==> flow/design.v <==
`timescale 1ns / 1ps
module receiver #(parameter clks_per_bit = 50)(
  input clk,
  input rst_n,
  input din,
  output reg [7:0] dout,
  output reg valid
    );
  reg [3:0] state;
  reg [13:0] counter1;
  reg [3:0] counter2;
  parameter IDLE = 3'b000;
  parameter START_BIT = 3'b001;
  parameter DATA_BIT = 3'b010;
  parameter STOP_BIT = 3'b011;
  always @(posedge clk) begin
  if(!rst_n) begin
    dout <= 0;
    valid <= 0;
    state <= 0;
    counter1 <= 0;
    counter2 <= 0;
  end
  else
  case(state)
  IDLE: begin
    counter1 <= 0;
    counter2 <= 0;
    valid <= 1'b0;
    if(din == 1'b0) begin
      state <= START_BIT;
    end
    else begin
      state <= IDLE;
    end  
  end
  START_BIT: begin
    if(counter1 < clks_per_bit/2) begin
      counter1 <= counter1+1;
      state <= START_BIT; 
    end
    else begin
      counter1 <= 0;
      state <= DATA_BIT;
    end
  end
  DATA_BIT: begin
    if(counter1 <= clks_per_bit)begin
      counter1 <= counter1+1;
      state <= DATA_BIT;
    end
    else begin
      counter1 <= 0;
      if(counter2 <= 4'b0111)begin
        dout[counter2] <= din;
        counter2 <= counter2+1;
      end
      else begin
        counter2 <= 0;
        state <= STOP_BIT;
      end
    end
  end
  STOP_BIT: begin
  if (din == 1'b1) begin
    if(counter1 <= clks_per_bit)begin
      valid <= 1'b0;
      counter1 <= counter1+1;
      state <= STOP_BIT;
    end
    else begin
      valid <= 1'b1;
      state <= IDLE;
    end
  end
  else begin
    state <= STOP_BIT;
  end
 end 
  endcase
  end  
endmodule
`timescale 1ns / 1ps
module transmitter #(parameter clks_per_bit = 50)(
  input clk,
  input rst_n,
  input valid,
  input [7:0] din,
  output reg dout,
  output reg done,
  output reg tx_busy,
  output reg valid_test
    );
  reg [3:0] state;
  reg [13:0] counter1;
  reg [3:0] counter2;
  reg [7:0] r_din;
  parameter IDLE = 3'b000;
  parameter START_BIT = 3'b001;
  parameter DATA_BIT = 3'b010;
  parameter STOP_BIT = 3'b011;
  always @(posedge clk) begin
    if(!rst_n) begin
      dout <= 0;
      done <= 0;
      tx_busy <= 0;
      valid_test <= 0;
      state <= 0;
      counter1 <= 0;
      counter2 <= 0;
      r_din <= 0;
    end
    else
    case (state)
    IDLE: begin
      counter2 <= 0;
      dout <= 1'b1;
      counter1 <= 0;
      done <= 0;
      valid_test = 0;
        if(valid) begin 
          state <= START_BIT;
          r_din <= din;
          tx_busy <= 1;
        end
        else begin
          state <= IDLE;
        end 
    end   
    START_BIT: begin
      if(counter1 <= clks_per_bit-1) begin
        counter1 <= counter1 + 1;
        state <= START_BIT;
      end
      else begin
        dout <= 1'b0;
        counter1 <= 0;
        state <= DATA_BIT;
      end
    end
    DATA_BIT: begin
      if(counter1 <= clks_per_bit-1) begin
        counter1 <= counter1 + 1;
        state <= DATA_BIT; 
      end 
      else begin
        counter1 <= 0;
        if(counter2 <= 4'b0111) begin
            dout <= r_din[counter2];
            counter2 <= counter2 + 1;
            state <= DATA_BIT;
          end 
          else begin
            counter2 <= 0;
            state <= STOP_BIT;
          end
      end        
    end    
    STOP_BIT: begin
      if(counter1 <= clks_per_bit-1) begin
        dout <= 1'b1;
        counter1 <= counter1 + 1;
        done <= 1'b0; 
        state <= STOP_BIT;
      end
      else begin
        counter1 <= 0;
        done <= 1'b1; 
        state <= IDLE;
        tx_busy <= 0;
      end
    end
    endcase  
  end  
endmodule
`timescale 1ns / 1ps
module connection_receiver_master(
  input clk,
  input rst_n,
  input valid_tx,
  input [7:0] dout,
  input pready,
  output reg [1:0] pselx_m,
  output reg [31:0] pwdata_m,
  output reg [31:0] paddr_m,
  output reg pwrite_m,
  output reg valid
    );
  reg [2:0] state;
  reg [2:0] count1;
  reg [2:0] count2;
  parameter IDLE = 3'b000;
  parameter SEL = 3'b001;
  parameter WR_EN = 3'b010;
  parameter DATA = 3'b011;
  parameter ADDR = 3'b100;
  parameter WAIT = 3'b101;
always @(posedge clk) begin
if(!rst_n) begin
  pselx_m <= 0;
  pwdata_m <= 0;
  paddr_m <= 0;
  pwrite_m <= 0;
  valid <= 0;
  state <= 0;
  count1 <= 0;
  count2 <= 0;
end
else
case(state)
IDLE: begin
  pselx_m <= 0;
  pwdata_m <= 0;
  paddr_m <= 0;
  pwrite_m <= 0;
  valid <= 0;
  count1 <= 0;
  count2 <= 0; 
  state <= SEL;           
end
SEL: begin
  if(valid_tx == 1'b1) begin
    pselx_m <= dout[1:0];
    state <= WR_EN;
  end
  else
    state <= SEL;
end
WR_EN: begin
  if(valid_tx == 1'b1)begin
    pwrite_m <= dout[0];
    state <= DATA; 
  end
  else
    state <= WR_EN;  
end
DATA: begin
  if(valid_tx == 1'b1) begin 
    if(count1 < 3)begin
      pwdata_m[32-(count1*8)-1 -:8] <= dout;
      count1 <= count1+1;
      state <= DATA;  
    end else begin
      pwdata_m[32-(count1*8)-1 -:8] <= dout;
      count1 <= 0;
      state <= ADDR;  
    end
  end
end
ADDR: begin
  if(valid_tx == 1'b1) begin
    if(count2 < 3)begin
      paddr_m[32-(count2*8)-1 -:8] <= dout;
      count2 <= count2+1; 
      state <= ADDR;
      valid <= 1'b0;
    end else begin
      paddr_m[32-(count2*8)-1 -:8] <= dout;
      count2 <= 0;
      valid <= 1'b1;
      state <= WAIT;      
    end
  end 
 end
WAIT: begin
    valid <= 0;
    if(pready) begin
      state <= IDLE;
    end
end 
endcase
end   
endmodule
`timescale 1ns / 1ps
module apb_master(
  input pclk,
  input prst_n,
  input pwrite_m,
  input [31:0] pwdata_m,
  input [31:0] paddr_m,
  input [1:0] pselx_m,
  input pready,  
  input valid,
  output pwrite_s,
  output [1:0] pselx_s,
  output reg penable,
  output [31:0] paddr_s,
  output [31:0] pwdata_s
    );
  reg [31:0] paddr_reg;
  reg pwrite_reg;
  reg [31:0] pwdata_reg;
  reg [1:0] pselx_reg;
  parameter IDLE = 2'b00;
  parameter SETUP = 2'b01;
  parameter ACCESS = 2'b10;
  reg [1:0] state;
always @(posedge pclk) begin
if(!prst_n) begin
  paddr_reg <= 0;
  pwrite_reg <= 0;
  pwdata_reg <= 0;
  pselx_reg <= 0;
  penable <= 0;
  state <= IDLE;
end
else
case(state)
IDLE: begin
  pselx_reg <= 0;
  penable <= 0;
    if(valid)begin
      state <= SETUP;
    end
    else
    state <= IDLE;
end
SETUP: begin
  pselx_reg <= pselx_m;
  penable <= 1'b0;
  state <= ACCESS;
end
ACCESS: begin
    penable <= 1'b1;
    if(pwrite_m == 1) begin   
      paddr_reg <= paddr_m;
      pwrite_reg <= pwrite_m;
      pwdata_reg <= pwdata_m;
    end
    if(pready) begin
     state <= IDLE;
     penable <= 1'b0;
    end
    else begin
      state <= ACCESS;
    end
end
endcase
end
  assign paddr_s = paddr_reg;
  assign pwrite_s = pwrite_reg;
  assign pwdata_s = pwdata_reg;
  assign pselx_s = pselx_reg;
endmodule
module demux_slave(
  input clk,
  input [1:0] sel,
  input [31:0] data,
  input [31:0] addr,
  output [65:0] psel_s1,
  output [65:0] psel_s2
);
assign psel_s1 = (sel == 2'b10)? {data, sel, addr} : 66'd0;
assign psel_s2 = (sel == 2'b01)? {data, sel, addr} : 66'd0;
endmodule
module mux_pready(
  input clk,
  input rst_n,
  input [1:0] sel,
  input pready_mas1,
  input pready_mas2,
  output reg pready
  );
  always @(posedge clk) begin
    if (!rst_n)
        pready <= 0;
    else if (sel == 2'b10)
        pready <= pready_mas1;
    else
        pready <= pready_mas2;
  end
  endmodule
module slave(
input penable,
input [31:0] pwdata_in,
input clk,
input rst_n,
input [1:0] psel,
input pready_tr_in,
input pwrite,
input [31:0] addr,
output reg [31:0] pwdata_out,
output reg valid_fsm,
output reg pready_out,
output reg [31:0] addr_out
);
reg [1:0] state;
  parameter IDLE = 2'b00;
  parameter NEXT = 2'b01;
  parameter WAIT_FOR_COMPLETION = 2'b10;
  parameter CLEANUP = 2'b11;
always @(posedge clk) begin
  if(!rst_n) begin
    pwdata_out <= 0;
    valid_fsm <= 0;
    pready_out <= 0;
    addr_out <= 0;
    state <= IDLE;
  end
  else
  case (state) 
  IDLE: begin
    pwdata_out <= 0;
    valid_fsm <= 0;
    pready_out <= 0;
    addr_out <= 0; 
      if(penable == 1'b1) begin
        state <= NEXT;
      end
   end   
  NEXT: begin   
          if(pwrite == 1'b1) begin
            pwdata_out <= pwdata_in;
            addr_out <= addr;
            valid_fsm <= 1'b1;
            pready_out <= 1'b1;  
            state <= WAIT_FOR_COMPLETION;
          end  
  end
  WAIT_FOR_COMPLETION: begin
        if (pready_out)
          state <= CLEANUP;  
  end
  CLEANUP: begin
     valid_fsm <= 1'b0;
     pready_out <= 0;
     state <= IDLE;
  end
  endcase
end    
endmodule
module connection_slave2_transmitter(
  input [31:0] data_in_s,
  input clk,
  input rst_n,
  input valid_fsm_s,
  input done,
  input tx_busy,
  input [31:0] addr_s,
  output reg valid,
  output reg [7:0] data_out,
  output reg pready_slave,
  output reg [31:0] addr_out
    );
   reg [3:0] counter;
   reg [1:0] state;
    always @(posedge clk) begin
      if(!rst_n) begin
        valid <= 0;
        data_out <= 0;
        pready_slave <= 0;
        addr_out <= 0;
        counter <= 0;
        state <= 0;
      end
      else
      case(state)
        0: begin
          valid <= 1'b0;
          pready_slave <= 1'b0;
          if(valid_fsm_s) begin
            state <= 1;
          end
          else begin
            state <= 0;
          end
        end
        1: begin
          addr_out <= addr_s;
          if(counter < 3) begin
            data_out <= data_in_s[32-(counter*8)-1 -:8];
            counter <= counter+1; 
            valid <= 1'b1;
            state <= 2;
          end
          else begin
            data_out <= data_in_s[32-(counter*8)-1 -:8];
            counter <= 0; 
            state <= 0;
          end
        end
        2: begin
          valid <= 1'b0;
          if(done) begin
            pready_slave <= 1'b1;
            state <= 1;
          end
          else begin
            state <= 2;
            pready_slave <= 1'b0;
          end
        end
       endcase      
    end
endmodule
`timescale 1ns / 1ps
module top(
  input clk,
  input rst_n,
  input din_rx,
  output dout_tx_s1,
  output dout_tx_s2,
  output [31:0] addr_tx_s1,
  output [31:0] addr_tx_s2
    );
  wire [7:0] dout_rx;
  wire valid_rx;
  wire [1:0] sel;
  wire [31:0] data;
  wire [31:0] addr_rx;
  wire en;
  wire valid_master;
  wire penable;
  wire pwrite_slave;
  wire pready_fsm;
  wire [1:0] psel_slave;
  wire pready_master;
  wire valid_slave;
  wire [31:0] addr_slave;
  wire test_valid;
  wire [31:0] din_tx;
  wire [31:0] data_fsm1;
  wire [31:0] data_fsm2;
  wire valid_fsm_s1;
  wire valid_fsm_s2;
  wire valid_tx;
  wire [7:0] data_tx;
  wire dout_tx_in;
  wire done;
  wire [31:0] addr_fsm1;
  wire [31:0] addr_fsm2;
  wire tx_busy;
  wire [65:0] psel_slave1;
  wire [65:0] psel_slave2;
  wire valid_tx2;
  wire [7:0] data_tx2;
  wire done2;
  wire tx_busy2;
  wire pready_fsm2;
  wire pready_fsm1;
  wire pready_fsm_mas;
  receiver dut0(
  .clk(clk),
  .rst_n(rst_n),
  .din(din_rx),
  .dout(dout_rx),
  .valid(valid_rx)
  );
  connection_receiver_master dut1(
  .clk(clk),
  .rst_n(rst_n),
  .valid_tx(valid_rx),
  .dout(dout_rx),
  .pselx_m(sel),
  .pwdata_m(data),
  .paddr_m(addr_rx),
  .pwrite_m(en),
  .pready(pready_fsm_mas),
  .valid(valid_master)
  );
  apb_master dut2(
  .pclk(clk),
  .prst_n(rst_n),
  .pwrite_m(en),
  .pwdata_m(data),
  .paddr_m(addr_rx),
  .pselx_m(sel),
  .pready(pready_fsm_mas),
  .valid(valid_master),
  .pwrite_s(pwrite_slave),
  .pselx_s(psel_slave),
  .penable(penable),
  .paddr_s(addr_slave),
  .pwdata_s(din_tx)
  );
  demux_slave dut3(
  .clk(clk),
  .sel(psel_slave),
  .data(din_tx),
  .addr(addr_slave),
  .psel_s1(psel_slave1),
  .psel_s2(psel_slave2)
  );
  mux_pready dut4(
  .clk(clk),
  .rst_n(rst_n),
  .sel(psel_slave),
  .pready(pready_fsm_mas),
  .pready_mas1(pready_fsm1),
  .pready_mas2(pready_fsm2)
  );
  slave dut5 (
  .penable(penable),
  .pwdata_in(psel_slave1[65:34]),
  .clk(clk),
  .rst_n(rst_n),
  .addr(psel_slave1[31:0]),
  .psel(psel_slave1[33:32]),
  .pready_tr_in(),
  .pwdata_out(data_fsm1),
  .valid_fsm(valid_fsm_s1),
  .pready_out(),
  .pwrite(pwrite_slave),
  .addr_out(addr_fsm1)
  );
  slave dut6 (
  .penable(penable),
  .pwdata_in(psel_slave2[65:34]),
  .clk(clk),
  .rst_n(rst_n),
  .addr(psel_slave2[31:0]),
  .psel(psel_slave2[33:32]),
  .pready_tr_in(),
  .pwdata_out(data_fsm2),
  .valid_fsm(valid_fsm_s2),
  .pready_out(),
  .pwrite(pwrite_slave),
  .addr_out(addr_fsm2)
  );
  connection_slave2_transmitter dut7(
  .data_in_s(data_fsm1),
  .clk(clk),
  .rst_n(rst_n),
  .addr_s(addr_fsm1),
  .valid_fsm_s(valid_fsm_s1),
  .valid(valid_tx),
  .data_out(data_tx),
  .done(done),
  .addr_out(addr_tx_s1),
  .tx_busy(tx_busy),
  .pready_slave(pready_fsm1)
    );
  connection_slave2_transmitter dut8(
  .data_in_s(data_fsm2),
  .clk(clk),
  .rst_n(rst_n),
  .addr_s(addr_fsm2),
  .valid_fsm_s(valid_fsm_s2),
  .valid(valid_tx2),
  .data_out(data_tx2),
  .done(done2),
  .addr_out(addr_tx_s2),
  .tx_busy(tx_busy2),
  .pready_slave(pready_fsm2)
    );    
  transmitter dut9(
  .clk(clk),
  .rst_n(rst_n),
  .valid(valid_tx),
  .din(data_tx),
  .dout(dout_tx_s1),
  .valid_test(),
  .tx_busy(tx_busy),
  .done(done)
  );
  transmitter dut10(
  .clk(clk),
  .rst_n(rst_n),
  .valid(valid_tx2),
  .din(data_tx2),
  .dout(dout_tx_s2),
  .valid_test(),
  .tx_busy(tx_busy2),
  .done(done2)
  );
endmodule
; Reports on top
; Tool output for the design above before and after an edit, in the order of the flow.
; Lines under "before" count in the file above, lines under "after" in the edited file.
; "delta": "after" minus "before" as printed here. "change_rel_pct": 100 x difference / "before".
; Operators: Yosys type, input widths -> output width; for muxes data width and select width s.
; Library cell names are shortened.
; Not given: -
[design]
top = top
clock = clk
cell_library = sky130hd
corner = tt_025C_1v80

; The edit
; The edit as a unified diff against the file above.
; The edit is scripted: it alters the design's behaviour and was not made to optimise anything.
; begin of diff
@@ -502,6 +502,10 @@
   output dout_tx_s2,
   output [31:0] addr_tx_s1,
-  output [31:0] addr_tx_s2
+  output [31:0] addr_tx_s2_out
     );
+  wire [31:0] addr_tx_s2;
+  reg [31:0] addr_tx_s2_q;
+  always @(posedge clk) addr_tx_s2_q <= addr_tx_s2;
+  assign addr_tx_s2_out = addr_tx_s2_q;
   wire [7:0] dout_rx;
   wire valid_rx;
; end of diff

; Elaborated design
; Yosys after proc, flatten, opt, wreduce and memory -nomap, before mapping. Memory bits, and registers merged into a memory's read port (data or address), are not among the register bits. Print and check cells are not counted.
[word_totals]
columns = element, before, after, delta, change_rel_pct
row1 = reg_bits, 473, 505, 32, 6.77
row2 = inputBits, 3, 3, 0, 0.00
row3 = output_inout_bits, 66, 66, 0, 0.00
[op_classes]
columns = element, before, after, delta, change_rel_pct
row1 = n_addsub, 29, 29, 0, 0.00
row2 = compare, 11, 11, 0, 0.00
row3 = equal, 53, 53, 0, 0.00
row4 = n_shift, 10, 10, 0, 0.00
row5 = mux, 123, 123, 0, 0.00
row6 = logic, 10, 10, 0, 0.00
row7 = n_reduce_logical, 73, 73, 0, 0.00
; Unchanged operator kinds not shown: 70.

; Depth
; Longest topological path by Yosys (ltp), each cell counted once; first at word level (registers and memories cut), then after technology mapping (sequential cells cut; the memories' decode and read muxes count).
[logic_depth]
columns = element, before, after, delta, change_rel_pct
row1 = depth_word, 11, 11, 0, 0.00
row2 = ABC_AREA, 0, 0, -, -
row3 = ltp_mapped, 14, 14, 0, 0.00

; Netlist
; The flow's flattened synthesis, as Yosys stat reports it; memories are mapped. The netlist is that of the ABC_AREA named above (0 if unset); the other value can give another one.
[synth_totals]
columns = element, before, after, delta, change_rel_pct
row1 = cells, 1982, 2052, 70, 3.53
row2 = yosys_area_um2, 18462.7, 19159.6, 696.9, 3.77
row3 = seq_area_um2, 9669.3, 10309.9, 640.6, 6.63
row4 = ffs, 483, 515, 32, 6.63
row5 = buffers, 129, 131, 2, 1.55
[types]
columns = type, before, after, delta, change_rel_pct
row1 = dfxtp_1, 483, 515, 32, 6.63
row2 = o21ai_0, 31, 55, 24, 77.42
row3 = a22o_1, 48, 31, -17, -35.42
row4 = o2bb2ai_1, 0, 16, 16, -
row5 = a21oi_1, 134, 147, 13, 9.70
row6 = nand3_1, 44, 55, 11, 25.00
row7 = a22o_2, 8, 0, -8, -100.00
row8 = nand2_1, 241, 248, 7, 2.90
row9 = and3_1, 35, 29, -6, -17.14
row10 = mux2i_1, 73, 78, 5, 6.85
row11 = nor3b_1, 6, 11, 5, 83.33
row12 = nor2_1, 307, 303, -4, -1.30
row13 = a41oi_1, 7, 3, -4, -57.14
row14 = inv_1, 47, 50, 3, 6.38
row15 = nor3_1, 21, 18, -3, -14.29
row16 = nor4_1, 12, 9, -3, -25.00
row17 = nand4_1, 7, 10, 3, 42.86
row18 = or3_1, 4, 7, 3, 75.00
; Unchanged cell types not shown: 17.
; Not every row of either side is listed.
; The figures by module come from a second, unflattened synthesis with its own total; it is not the netlist above.
[unflattened]
columns = element, before, after, delta, change_rel_pct
row1 = hier_cells, 2533, 2565, 32, 1.26
row2 = area_unflattened_um2, 22786.9, 23427.5, 640.6, 2.81
; Each row is one instance without its submodules.
[by_module_before]
columns = module, n_inst, n_cells, area_um2, mod_seq_area_um2
row1 = slave, 2, 305, 2517.4, 1381.3
row2 = connection_receiver_master, 1, 503, 4465.5, 1601.5
row3 = connection_slave2_transmitter, 2, 199, 2080.7, 980.9
row4 = apb_master, 1, 315, 3108.0, 1421.4
row5 = transmitter, 2, 172, 1471.4, 660.6
row6 = receiver, 1, 197, 1732.9, 620.6
row7 = demux_slave, 1, 161, 1290.0, 0.0
row8 = mux_pready, 1, 5, 51.3, 20.0
row9 = top, 1, 0, 0.0, 0.0
[by_module_after]
columns = module, n_inst, n_cells, area_um2, mod_seq_area_um2
row1 = slave, 2, 305, 2517.4, 1381.3
row2 = connection_receiver_master, 1, 503, 4465.5, 1601.5
row3 = connection_slave2_transmitter, 2, 199, 2080.7, 980.9
row4 = apb_master, 1, 315, 3108.0, 1421.4
row5 = transmitter, 2, 172, 1471.4, 660.6
row6 = receiver, 1, 197, 1732.9, 620.6
row7 = demux_slave, 1, 161, 1290.0, 0.0
row8 = top, 1, 32, 640.6, 640.6
row9 = mux_pready, 1, 5, 51.3, 20.0

; Timing after synthesis
; Source: OpenSTA report_checks on the synthesized netlist (no wires, ideal clock, input and output delay 20% of the period each), path of least setup slack; recovery checks are left aside. Register names are those of the netlist, which keeps one name where synthesis merged equal registers.
[synth_timing]
columns = element, before, after, delta, change_rel_pct
row1 = path_type, register to register, register to register, -, -
row2 = from, register dut1.count1[0], register dut1.count1[0], -, -
row3 = to, register dut1.pwdata_m[16], register dut1.pwdata_m[24], -, -
row4 = tclk_ns, 5.0, 5.0, 0.0, 0.00
row5 = setup_time_ns, 0.060, 0.061, 0.001, -
row6 = launch_ns, 0.000, 0.000, 0.000, -
row7 = arrival_time_ns, 3.344, 3.123, -0.221, -6.61
row8 = setup_slack_ns, 1.597, 1.816, 0.219, -
row9 = path_delay_ns, 3.404, 3.184, -0.220, -6.46
row10 = driving_pins, 13, 14, 1, 7.69
row11 = n_path_buf, 1, 2, 1, 100.00
row12 = period_less_setup_slack_ns, 3.403, 3.184, -0.219, -6.44
; "path_delay_ns" is the arrival time less input delay plus setup time.
; "driving_pins" counts driving pins, that of a launching flip-flop among them; a cell with two outputs on the path counts twice.
; "period_less_setup_slack_ns" is the clock period less the worst setup slack; recovery checks do not enter. This is arithmetic on one report: input and output delays are still those of the set period (20% each).
; The rows between start and end are the longest chain of elaborated cells between them; the timing report does not say that the signal goes this way. Where chains are equally long, one stands for them.
; Each line given opens the expression or statement behind the cell; cells for indexed reads and writes are added by Yosys, which also makes memories of some case tables.
; At most two assigning lines are given for a register; there are more.
; Where a signal picks the word or bit written, the line may be left out of the assigning lines.
[synth_between_before]
cell_sequence = dfxtp_1 -> buf_4 -> inv_1 -> ha_1 -> nor2_1 -> nand2b_1 -> ha_1 -> or3b_1 -> a2111oi_2 -> and4b_1 -> or4b_4 -> nor2_8 -> a22o_2
elab_chain_len = 11
cone_cells = 12
[synth_rtl_before]
columns = element, line_no
row1 = start: declaration, 190  ; reg [2:0] count1;
row2 = start: assignment, 206  ; count1 <= 0;
row3 = start: assignment, 241  ; count1 <= count1+1;
row4 = $sub 6x6->7, 240  ; pwdata_m[32-(count1*8)-1 -:8] <= dout;
row5 = $sub 32x1->32, 240
row6 = $add 32x1->32, 240
row7 = $sub 32x4->32, 240
row8 = $neg 32->33, 240
row9 = $shift 8x33->32, 240
row10 = $not 32->32, 240
row11 = $and 32x32->32, 240
row12 = $or 32x32->32, 240
row13 = $mux 32, 238  ; if(valid_tx == 1'b1) begin
row14 = $pmux 32 s2, 210  ; case(state)
row15 = end: assignment, 201  ; pwdata_m <= 0;
row16 = end: assignment, 213  ; pwdata_m <= 0;
row17 = end: declaration, 184  ; output reg [31:0] pwdata_m,
[synth_between_after]
cell_sequence = dfxtp_1 -> buf_6 -> inv_1 -> ha_1 -> buf_4 -> nor2_1 -> o21ai_0 -> ha_1 -> or3b_1 -> nor4_1 -> a31oi_1 -> a21oi_2 -> nor4b_4 -> a22o_1
elab_chain_len = 11
cone_cells = 12
[synth_rtl_after]
columns = element, line_no
row1 = start: declaration, 190  ; reg [2:0] count1;
row2 = start: assignment, 206  ; count1 <= 0;
row3 = start: assignment, 241  ; count1 <= count1+1;
row4 = $sub 6x6->7, 240  ; pwdata_m[32-(count1*8)-1 -:8] <= dout;
row5 = $sub 32x1->32, 240
row6 = $add 32x1->32, 240
row7 = $sub 32x4->32, 240
row8 = $neg 32->33, 240
row9 = $shift 8x33->32, 240
row10 = $not 32->32, 240
row11 = $and 32x32->32, 240
row12 = $or 32x32->32, 240
row13 = $mux 32, 238  ; if(valid_tx == 1'b1) begin
row14 = $pmux 32 s2, 210  ; case(state)
row15 = end: assignment, 201  ; pwdata_m <= 0;
row16 = end: assignment, 213  ; pwdata_m <= 0;
row17 = end: declaration, 184  ; output reg [31:0] pwdata_m,

; Worst path after layout
; Path of least setup slack in the final report of each run of pair A (OpenROAD, finished layout, wires in). Where an end is a register, its clock arrival counts in the times.
[layout_timing]
columns = element, before, after, delta, change_rel_pct
row1 = path_type, register to register, register to register, -, -
row2 = from, register dut1.count1[0], register dut1.count1[0], -, -
row3 = to, register dut1.pwdata_m[26], register dut1.pwdata_m[27], -, -
row4 = tclk_ns, 5.0, 5.0, 0.0, 0.00
row5 = setup_time_ns, 0.05, 0.06, 0.01, -
row6 = launch_ns, 0.58, 0.60, 0.02, 3.45
row7 = arrival_time_ns, 4.53, 4.48, -0.05, -1.10
row8 = setup_slack_ns, 1.00, 1.05, 0.05, -
row9 = driving_pins, 12, 12, 0, 0.00
row10 = n_path_buf, 0, 0, 0, -
; The rows between start and end are the longest chain of elaborated cells between them; the timing report does not say that the signal goes this way. Where chains are equally long, one stands for them.
; At most two assigning lines are given for a register; there are more.
; Where a signal picks the word or bit written, the line may be left out of the assigning lines.
[layout_between_before]
cell_sequence = dfxtp_1 -> inv_1 -> ha_1 -> nor2_1 -> nand2b_1 -> ha_1 -> or3b_1 -> a2111oi_2 -> and4b_1 -> nor4_1 -> nor2b_1 -> a22o_1
elab_chain_len = 11
cone_cells = 12
[layout_rtl_before]
columns = element, line_no
row1 = start: declaration, 190  ; reg [2:0] count1;
row2 = start: assignment, 206  ; count1 <= 0;
row3 = start: assignment, 241  ; count1 <= count1+1;
row4 = $sub 6x6->7, 240  ; pwdata_m[32-(count1*8)-1 -:8] <= dout;
row5 = $sub 32x1->32, 240
row6 = $add 32x1->32, 240
row7 = $sub 32x4->32, 240
row8 = $neg 32->33, 240
row9 = $shift 8x33->32, 240
row10 = $not 32->32, 240
row11 = $and 32x32->32, 240
row12 = $or 32x32->32, 240
row13 = $mux 32, 238  ; if(valid_tx == 1'b1) begin
row14 = $pmux 32 s2, 210  ; case(state)
row15 = end: assignment, 201  ; pwdata_m <= 0;
row16 = end: assignment, 213  ; pwdata_m <= 0;
row17 = end: declaration, 184  ; output reg [31:0] pwdata_m,
[layout_between_after]
cell_sequence = dfxtp_1 -> inv_1 -> ha_1 -> nor2_1 -> o21ai_0 -> ha_1 -> or3b_1 -> nor4_1 -> a31oi_1 -> a21oi_2 -> nor4b_4 -> a22o_1
elab_chain_len = 11
cone_cells = 12
[layout_rtl_after]
columns = element, line_no
row1 = start: declaration, 190  ; reg [2:0] count1;
row2 = start: assignment, 206  ; count1 <= 0;
row3 = start: assignment, 241  ; count1 <= count1+1;
row4 = $sub 6x6->7, 240  ; pwdata_m[32-(count1*8)-1 -:8] <= dout;
row5 = $sub 32x1->32, 240
row6 = $add 32x1->32, 240
row7 = $sub 32x4->32, 240
row8 = $neg 32->33, 240
row9 = $shift 8x33->32, 240
row10 = $not 32->32, 240
row11 = $and 32x32->32, 240
row12 = $or 32x32->32, 240
row13 = $mux 32, 238  ; if(valid_tx == 1'b1) begin
row14 = $pmux 32 s2, 210  ; case(state)
row15 = end: assignment, 201  ; pwdata_m <= 0;
row16 = end: assignment, 213  ; pwdata_m <= 0;
row17 = end: declaration, 184  ; output reg [31:0] pwdata_m,

; Measured runs
; Runs of the flow (Yosys, OpenROAD) on both versions; the two runs of a pair have the same settings. The constraints put input and output delay at 20% of the set period each and load the outputs with 0.01 pF.
[settings_pair_A]
CORE_UTILIZATION = 40
PLACE_DENSITY = 0.6
period_ns = 5.0
CAP_MARGIN = 20
CORE_MARGIN = 2
SLEW_MARGIN = 20
[results_pair_A]
columns = element, before, after, delta, change_rel_pct
row1 = synth_chip_area_um2, 18462.7, 19159.6, 696.9, 3.77
row2 = die_area_um2, 47890.9, 49666.6, 1775.7, 3.71
row3 = post_route_stdcell_area_um2, 21323.0, 21993.6, 670.6, 3.14
row4 = finish.utilization_frac, 0.469, 0.463, -0.006, -
row5 = fin_ws_ns, 0.996, 1.046, 0.050, -
row6 = setup_tns_ns, 0.000, 0.000, 0.000, -
row7 = worst_hold_slack_ns, 0.447, 0.350, -0.097, -
row8 = totalPower_mw, 7.827, 8.124, 0.297, 3.79
row9 = achieved_clock_period_ns, 4.004, 3.954, -0.050, -1.25
[settings_pair_B]
CORE_ASPECT_RATIO = 0.56
CORE_UTILIZATION = 26
MIN_ROUTING_LAYER = met1
SETUP_SLACK_MARGIN = 1.02
period_ns = 4.89
CAP_MARGIN = 20
CORE_MARGIN = 2
SLEW_MARGIN = 20
[results_pair_B]
columns = element, before, after, delta, change_rel_pct
row1 = synth_chip_area_um2, 18462.7, 19159.6, 696.9, 3.77
row2 = die_area_um2, 73248.7, 75969.6, 2720.9, 3.71
row3 = post_route_stdcell_area_um2, 21474.3, 22168.8, 694.5, 3.23
row4 = finish.utilization_frac, 0.304, 0.304, 0.000, -
row5 = fin_ws_ns, 1.177, 1.255, 0.078, -
row6 = setup_tns_ns, 0.000, 0.000, 0.000, -
row7 = worst_hold_slack_ns, 0.450, 0.352, -0.098, -
row8 = totalPower_mw, 7.524, 7.839, 0.315, 4.19
row9 = achieved_clock_period_ns, 3.713, 3.635, -0.078, -2.10
; "achieved_clock_period_ns" means the clock period less the worst setup slack. The figure is calculated, with input and output delays left at 20% of the set period.
; "totalPower_mw" rests on the timing tool's default activity at the inputs, not on a simulated workload.
